==> flow/design.v <==
module alu #(parameter DATA_WIDTH = 32, OP = 3)
(
    input wire start,
    input wire clk,
    input wire reset_n,
    input wire [DATA_WIDTH - 1 : 0] A,
    input wire [DATA_WIDTH - 1 : 0] B,
    input wire [OP - 1 : 0] op,
    output reg [DATA_WIDTH - 1 : 0] result,
    output reg done
);
  localparam AND = 3'b000;   
  localparam OR  = 3'b001;   
  localparam ADD = 3'b010;   
  localparam NOP = 3'b011;   
  localparam SUB = 3'b100;   
  localparam MUL = 3'b101;   
  localparam SLT = 3'b110;   
  reg done_reg;
  reg [DATA_WIDTH - 1 : 0] result_reg;
  always @(posedge clk or negedge reset_n) begin
    if (!reset_n) begin
      result_reg <= 32'h00000000;
    end
    else begin
      if(start) begin
        case (op)
          AND: result_reg <=  A & B;
          OR : result_reg <=  A | B;
          ADD: result_reg <=  A + B;
          SUB: result_reg <=  A - B;
          MUL: result_reg <=  A * B;
          SLT: result_reg <= (A < B) ? 32'b1 : 32'b0;
          default: result_reg <= 32'h00000000;
        endcase
      end
    end
  end
  always @(posedge clk or negedge reset_n) begin
    if(!reset_n) begin
      done_reg <= 1'b0;
    end
    else begin
      if(start && (op != NOP)) begin
        done_reg <= 1'b1;
      end
      else begin
        done_reg <= 1'b0;
      end
    end
  end
  always @(posedge clk or negedge reset_n) begin
    if (!reset_n) begin
      done <= 1'b0;
    end
    else begin
      done <= done_reg;
    end
  end
  always @(posedge clk or negedge reset_n) begin
    if (!reset_n) begin
      result <= 32'h00000000;
    end
    else begin
      result <= result_reg;
    end
  end
endmodule
Ticket comment

Reports on alu

Tool output for the design above before and after an edit, in the order of the flow.
Lines under "unedited" count in the file above, lines under "edited" in the edited file.
"difference": "edited" minus "unedited" as printed here. "relative change": 100 x difference / "unedited".
Operators: Yosys type, input widths -> output width; for muxes data width and select width s.
The mark -- stands for no value.

Design top: alu
Clock input: clk
Cell library: sky130hd
Library corner: tt_025C_1v80

The edit

Unified diff, file above to edited file.
A script made this edit. It changes what the design does and was not meant as an optimisation.

```diff
@@ -19,9 +19,6 @@
   reg done_reg;
   reg [DATA_WIDTH - 1 : 0] result_reg;
-  always @(posedge clk or negedge reset_n) begin
-    if (!reset_n) begin
-      result_reg <= 32'h00000000;
-    end
-    else begin
+  always @(posedge clk) begin
+    begin
       if(start) begin
         case (op)
```

Word-level counts

Counts by Yosys on the flattened word-level netlist (proc, flatten, opt, wreduce; memories kept). Register bits leave out memories and registers merged into their read ports (data or address); mux counts leave out enables and synchronous resets folded into registers. Print and check cells are left out. Cells with the same type and inputs are merged into one.

Word-level totals:

| element       | unedited | edited | difference | relative change (%) |
| register bits | 66       | 66     | 0          | 0.00 |
| input bits    | 70       | 70     | 0          | 0.00 |

Cells by class:

| element                       | unedited | edited | difference | relative change (%) |
| $lt $le $gt $ge               | 1        | 1      | 0          | 0.00 |
| equality and inequality tests | 6        | 6      | 0          | 0.00 |
| add/sub/neg operators         | 2        | 2      | 0          | 0.00 |
| bitwise gates (word level)    | 2        | 2      | 0          | 0.00 |
| reduce/logical cells          | 2        | 2      | 0          | 0.00 |
| multipliers                   | 1        | 1      | 0          | 0.00 |
| muxes and demuxes             | 3        | 3      | 0          | 0.00 |

Operator list:

| cell               | unedited | edited | difference | relative change (%) |
| $eq 3x3->1 const B | 3        | 3      | 0          | 0.00 |
| $mux 1             | 2        | 2      | 0          | 0.00 |
| $add 32x32->32     | 1        | 1      | 0          | 0.00 |
| $and 32x32->32     | 1        | 1      | 0          | 0.00 |
| $eq 3x1->1 const B | 1        | 1      | 0          | 0.00 |
| $eq 3x2->1 const B | 1        | 1      | 0          | 0.00 |
| $logic_and 1x1->1  | 1        | 1      | 0          | 0.00 |
| $logic_not 3->1    | 1        | 1      | 0          | 0.00 |
| $lt 32x32->1       | 1        | 1      | 0          | 0.00 |
| $mul 32x32->32     | 1        | 1      | 0          | 0.00 |
| $ne 3x2->1 const B | 1        | 1      | 0          | 0.00 |
| $or 32x32->32      | 1        | 1      | 0          | 0.00 |
| $pmux 32 s6        | 1        | 1      | 0          | 0.00 |
| $sub 32x32->32     | 1        | 1      | 0          | 0.00 |

Depth

Yosys ltp: most cells in a row. Word level: on the elaborated netlist, between registers, memories and ports. Mapped: between sequential cells and ports; inverters and the memories' decode and read muxes count.

Logic depth:

| element                       | unedited | edited | difference | relative change (%) |
| word-level depth              | 3        | 3      | 0          | 0.00 |
| ABC_AREA                      | 0        | 0      | --         | -- |
| gate-level depth with buffers | 29       | 30     | +1         | +3.45 |

After synthesis

Source: synth_stat.txt of the flow (Yosys; design flattened, memories mapped). It holds for the ABC_AREA given above (unset counts as 0); a run with the other value may have another netlist.

Mapped netlist:

| element                         | unedited | edited   | difference | relative change (%) |
| area of sequential cells (um^2) | 1,651.6  | 1,811.7  | +160.1     | +9.69 |
| cells in the netlist            | 2,621    | 2,477    | -144       | -5.49 |
| flip-flops                      | 66       | 66       | 0          | 0.00 |
| synthesis area (um^2)           | 21,986.1 | 21,336.7 | -649.4     | -2.95 |

Cell types:

| cell                      | unedited | edited | difference | relative change (%) |
| sky130_fd_sc_hd__o21ai_0  | 76       | 42     | -34        | -44.74 |
| sky130_fd_sc_hd__nand2_1  | 289      | 256    | -33        | -11.42 |
| sky130_fd_sc_hd__dfrtp_1  | 66       | 34     | -32        | -48.48 |
| sky130_fd_sc_hd__edfxtp_1 | 0        | 32     | +32        | -- |
| sky130_fd_sc_hd__clkbuf_1 | 104      | 91     | -13        | -12.50 |
| sky130_fd_sc_hd__a21oi_1  | 99       | 89     | -10        | -10.10 |
| sky130_fd_sc_hd__xor2_1   | 25       | 15     | -10        | -40.00 |
| sky130_fd_sc_hd__nand3_1  | 22       | 13     | -9         | -40.91 |
| sky130_fd_sc_hd__inv_1    | 457      | 465    | +8         | +1.75 |
| sky130_fd_sc_hd__o21bai_1 | 10       | 18     | +8         | +80.00 |
| sky130_fd_sc_hd__o21ai_1  | 0        | 8      | +8         | -- |
| sky130_fd_sc_hd__xnor2_1  | 71       | 78     | +7         | +9.86 |
| sky130_fd_sc_hd__a21o_1   | 21       | 28     | +7         | +33.33 |
| sky130_fd_sc_hd__a22oi_1  | 20       | 13     | -7         | -35.00 |
| sky130_fd_sc_hd__o22ai_1  | 13       | 20     | +7         | +53.85 |
| sky130_fd_sc_hd__a211oi_1 | 18       | 12     | -6         | -33.33 |
| sky130_fd_sc_hd__nor3b_1  | 9        | 3      | -6         | -66.67 |
| sky130_fd_sc_hd__a22o_1   | 7        | 1      | -6         | -85.71 |

Not every row of either side is listed.

Worst setup path after synthesis

Path of least setup slack by OpenSTA after synthesis, without wires, with an ideal clock, recovery checks aside; 20% of the period is set as input and as output delay. Where synthesis merged equal registers, the netlist keeps one of their names.

Timing path after synthesis:

| element                             | unedited           | edited             | difference | relative change (%) |
| kind                                | input-to-reg       | input-to-reg       | --         | -- |
| from                                | in B[2]            | in B[2]            | --         | -- |
| to                                  | reg result_reg[23] | reg result_reg[31] | --         | -- |
| stages                              | 26                 | 27                 | +1         | +3.85 |
| path slack (ns)                     | 0.583              | 0.540              | -0.043     | -- |
| clock period (ns)                   | 9.5                | 9.5                | 0.0        | 0.00 |
| input delay (ns)                    | 1.900              | 1.900              | 0.000      | 0.00 |
| arrival (ns)                        | 8.778              | 8.693              | -0.085     | -0.97 |
| launch time at the first pin (ns)   | 1.900              | 1.900              | 0.000      | 0.00 |
| delay of the path (ns)              | 7.017              | 7.060              | +0.043     | +0.61 |
| period reached after synthesis (ns) | 8.917              | 8.96               | +0.043     | +0.48 |

"delay of the path" = arrival - input delay + setup time.
"stages" counts driving pins, that of a launching flip-flop among them; a cell with two outputs on the path counts twice.
"period reached after synthesis" is the clock period less the worst setup slack; recovery checks do not enter. This is arithmetic on one report: input and output delays are still those of the set period (20% each).
Between the ends stands the longest chain of elaborated cells between them, by number of cells; it is not shown to be the way that was timed. Of several equally long chains one is given.
Each line given opens the expression or statement behind the cell; cells for indexed reads and writes are added by Yosys, which also makes memories of some case tables.
At most two assigning lines are given for a register; there are more.

On the way, after synthesis, unedited:
Cells stage by stage: sky130_fd_sc_hd__clkbuf_1 > sky130_fd_sc_hd__inv_1 > sky130_fd_sc_hd__clkbuf_1 > sky130_fd_sc_hd__nor2_1 > sky130_fd_sc_hd__fa_1 > sky130_fd_sc_hd__inv_1 > sky130_fd_sc_hd__fa_1 > sky130_fd_sc_hd__fa_1 > sky130_fd_sc_hd__fa_1 > sky130_fd_sc_hd__inv_1 > sky130_fd_sc_hd__fa_1 > sky130_fd_sc_hd__inv_1 > sky130_fd_sc_hd__fa_1 > sky130_fd_sc_hd__inv_1 > sky130_fd_sc_hd__fa_1 > sky130_fd_sc_hd__fa_1 > sky130_fd_sc_hd__ha_1 > sky130_fd_sc_hd__clkbuf_1 > sky130_fd_sc_hd__a211oi_1 > sky130_fd_sc_hd__o21ai_0 > sky130_fd_sc_hd__a31oi_1 > sky130_fd_sc_hd__a21boi_1 > sky130_fd_sc_hd__o21ai_0 > sky130_fd_sc_hd__a311oi_1 > sky130_fd_sc_hd__nor3_1 > sky130_fd_sc_hd__or4_1
Cells in the longest elaborated chain: 2

RTL lines, path after synthesis, unedited:

| element         | RTL line | RTL |
| start, declared | 7        | `input wire [DATA_WIDTH - 1 : 0] B,` |
| $mul 32x32->32  | 32       | `MUL: result_reg <=  A * B;` |
| $pmux 32 s6     | 27       | `case (op)` |
| end, assigned   | 28       | `AND: result_reg <=  A & B;` |
| end, assigned   | 29       | `OR : result_reg <=  A \| B;` |
| end, declared   | 20       | `reg [DATA_WIDTH - 1 : 0] result_reg;` |

On the way, after synthesis, edited:
Cells stage by stage: sky130_fd_sc_hd__clkbuf_1 > sky130_fd_sc_hd__inv_1 > sky130_fd_sc_hd__buf_1 > sky130_fd_sc_hd__nor2_1 > sky130_fd_sc_hd__fa_1 > sky130_fd_sc_hd__inv_1 > sky130_fd_sc_hd__fa_1 > sky130_fd_sc_hd__fa_1 > sky130_fd_sc_hd__fa_1 > sky130_fd_sc_hd__inv_1 > sky130_fd_sc_hd__fa_1 > sky130_fd_sc_hd__inv_1 > sky130_fd_sc_hd__fa_1 > sky130_fd_sc_hd__inv_1 > sky130_fd_sc_hd__fa_1 > sky130_fd_sc_hd__fa_1 > sky130_fd_sc_hd__ha_1 > sky130_fd_sc_hd__a21o_1 > sky130_fd_sc_hd__a221o_1 > sky130_fd_sc_hd__a21o_1 > sky130_fd_sc_hd__nand3_1 > sky130_fd_sc_hd__a31oi_1 > sky130_fd_sc_hd__o41ai_1 > sky130_fd_sc_hd__o31ai_1 > sky130_fd_sc_hd__xnor2_1 > sky130_fd_sc_hd__nand2_1 > sky130_fd_sc_hd__o211ai_1
Cells in the longest elaborated chain: 2

RTL lines, path after synthesis, edited:

| element         | RTL line | RTL |
| start, declared | 7        | `input wire [DATA_WIDTH - 1 : 0] B,` |
| $mul 32x32->32  | 29       | `MUL: result_reg <=  A * B;` |
| $pmux 32 s6     | 24       | `case (op)` |
| end, assigned   | 25       | `AND: result_reg <=  A & B;` |
| end, assigned   | 26       | `OR : result_reg <=  A \| B;` |
| end, declared   | 20       | `reg [DATA_WIDTH - 1 : 0] result_reg;` |

Path in the finished layout

From the final timing report of the runs of pair 1: the path of least setup slack in the routed layout; clock arrival at registers is part of the times.

Timing path post-layout:

| element                           | unedited           | edited             | difference | relative change (%) |
| kind                              | input-to-reg       | input-to-reg       | --         | -- |
| from                              | in B[2]            | in B[9]            | --         | -- |
| to                                | reg result_reg[30] | reg result_reg[28] | --         | -- |
| launch time at the first pin (ns) | 1.85               | 1.85               | 0.00       | 0.00 |
| arrival (ns)                      | 9.18               | 9.23               | +0.05      | +0.54 |
| path slack (ns)                   | 0.24               | 0.15               | -0.09      | -- |
| stages                            | 24                 | 23                 | -1         | -4.17 |
| input delay (ns)                  | 1.85               | 1.85               | 0.00       | 0.00 |
| clock period (ns)                 | 9.23               | 9.23               | 0.00       | 0.00 |

Between the ends stands the longest chain of elaborated cells between them, by number of cells; it is not shown to be the way that was timed. Of several equally long chains one is given.
At most two assigning lines are given for a register; there are more.

On the way, post-layout, unedited:
Cells stage by stage: sky130_fd_sc_hd__clkdlybuf4s50_1 > sky130_fd_sc_hd__inv_1 > sky130_fd_sc_hd__buf_4 > sky130_fd_sc_hd__nor2_1 > sky130_fd_sc_hd__fa_1 > sky130_fd_sc_hd__inv_1 > sky130_fd_sc_hd__fa_1 > sky130_fd_sc_hd__fa_1 > sky130_fd_sc_hd__fa_1 > sky130_fd_sc_hd__inv_1 > sky130_fd_sc_hd__fa_1 > sky130_fd_sc_hd__ha_1 > sky130_fd_sc_hd__fa_1 > sky130_fd_sc_hd__fa_1 > sky130_fd_sc_hd__ha_1 > sky130_fd_sc_hd__buf_4 > sky130_fd_sc_hd__a21o_1 > sky130_fd_sc_hd__a21oi_1 > sky130_fd_sc_hd__o211ai_1 > sky130_fd_sc_hd__a211o_1 > sky130_fd_sc_hd__and3_1 > sky130_fd_sc_hd__or3_1 > sky130_fd_sc_hd__a31oi_1 > sky130_fd_sc_hd__a32oi_1
Cells in the longest elaborated chain: 2

RTL lines, path post-layout, unedited:

| element         | RTL line | RTL |
| start, declared | 7        | `input wire [DATA_WIDTH - 1 : 0] B,` |
| $mul 32x32->32  | 32       | `MUL: result_reg <=  A * B;` |
| $pmux 32 s6     | 27       | `case (op)` |
| end, assigned   | 28       | `AND: result_reg <=  A & B;` |
| end, assigned   | 29       | `OR : result_reg <=  A \| B;` |
| end, declared   | 20       | `reg [DATA_WIDTH - 1 : 0] result_reg;` |

On the way, post-layout, edited:
Cells stage by stage: sky130_fd_sc_hd__clkdlybuf4s50_1 > sky130_fd_sc_hd__buf_4 > sky130_fd_sc_hd__buf_4 > sky130_fd_sc_hd__buf_4 > sky130_fd_sc_hd__nand2_1 > sky130_fd_sc_hd__fa_1 > sky130_fd_sc_hd__fa_1 > sky130_fd_sc_hd__fa_1 > sky130_fd_sc_hd__fa_1 > sky130_fd_sc_hd__inv_1 > sky130_fd_sc_hd__fa_1 > sky130_fd_sc_hd__fa_1 > sky130_fd_sc_hd__fa_1 > sky130_fd_sc_hd__fa_1 > sky130_fd_sc_hd__ha_1 > sky130_fd_sc_hd__nor2_1 > sky130_fd_sc_hd__nand2_1 > sky130_fd_sc_hd__a2111o_1 > sky130_fd_sc_hd__a41oi_4 > sky130_fd_sc_hd__xnor2_1 > sky130_fd_sc_hd__a21oi_1 > sky130_fd_sc_hd__or3_1 > sky130_fd_sc_hd__o211ai_1
Cells in the longest elaborated chain: 2

RTL lines, path post-layout, edited:

| element         | RTL line | RTL |
| start, declared | 7        | `input wire [DATA_WIDTH - 1 : 0] B,` |
| $mul 32x32->32  | 29       | `MUL: result_reg <=  A * B;` |
| $pmux 32 s6     | 24       | `case (op)` |
| end, assigned   | 25       | `AND: result_reg <=  A & B;` |
| end, assigned   | 26       | `OR : result_reg <=  A \| B;` |
| end, declared   | 20       | `reg [DATA_WIDTH - 1 : 0] result_reg;` |

Layout results

Both versions went through the flow (Yosys, OpenROAD) with the same settings in each pair. Constraints: input delay and output delay 20% of the set period each, output load 0.01 pF.

Flow settings, pair 1:
CORE_UTILIZATION: 45
period_ns: 9.23
CAP_MARGIN: 20
CORE_MARGIN: 2
SLEW_MARGIN: 20

Measured results, pair 1:

| element                                       | unedited | edited   | difference | relative change (%) |
| utilization after routing (%)                 | 52.4     | 53.8     | +1.4       | -- |
| worst hold slack in the final report (ns)     | 0.365    | 0.345    | -0.020     | -- |
| area of the synthesized netlist (um^2)        | 21,986.1 | 21,336.7 | -649.4     | -2.95 |
| standard-cell area of the final layout (um^2) | 25,423.1 | 25,107.8 | -315.3     | -1.24 |
| area inside the die boundary (um^2)           | 50,643.0 | 49,173.1 | -1,469.9   | -2.90 |
| setup slack of the worst path (ns)            | 0.237    | 0.146    | -0.091     | -- |

Flow settings, pair 2:
ABC_AREA: 0
CORE_ASPECT_RATIO: 0.96
CORE_UTILIZATION: 60
CTS_CLUSTER_SIZE: 29
PLACE_DENSITY_LB_ADDON: 0.07
SETUP_SLACK_MARGIN: -1.08
SLEW_MARGIN: 10
period_ns: 12.4
CAP_MARGIN: 20
CORE_MARGIN: 2

Measured results, pair 2:

| element                                       | unedited | edited   | difference | relative change (%) |
| utilization after routing (%)                 | 65.9     | 66.5     | +0.6       | -- |
| worst hold slack in the final report (ns)     | 0.366    | 0.347    | -0.019     | -- |
| area of the synthesized netlist (um^2)        | 21,986.1 | 21,336.7 | -649.4     | -2.95 |
| standard-cell area of the final layout (um^2) | 23,770.3 | 23,257.3 | -513.0     | -2.16 |
| area inside the die boundary (um^2)           | 38,190.3 | 37,085.7 | -1,104.6   | -2.89 |
| setup slack of the worst path (ns)            | 1.627    | 1.530    | -0.097     | -- |
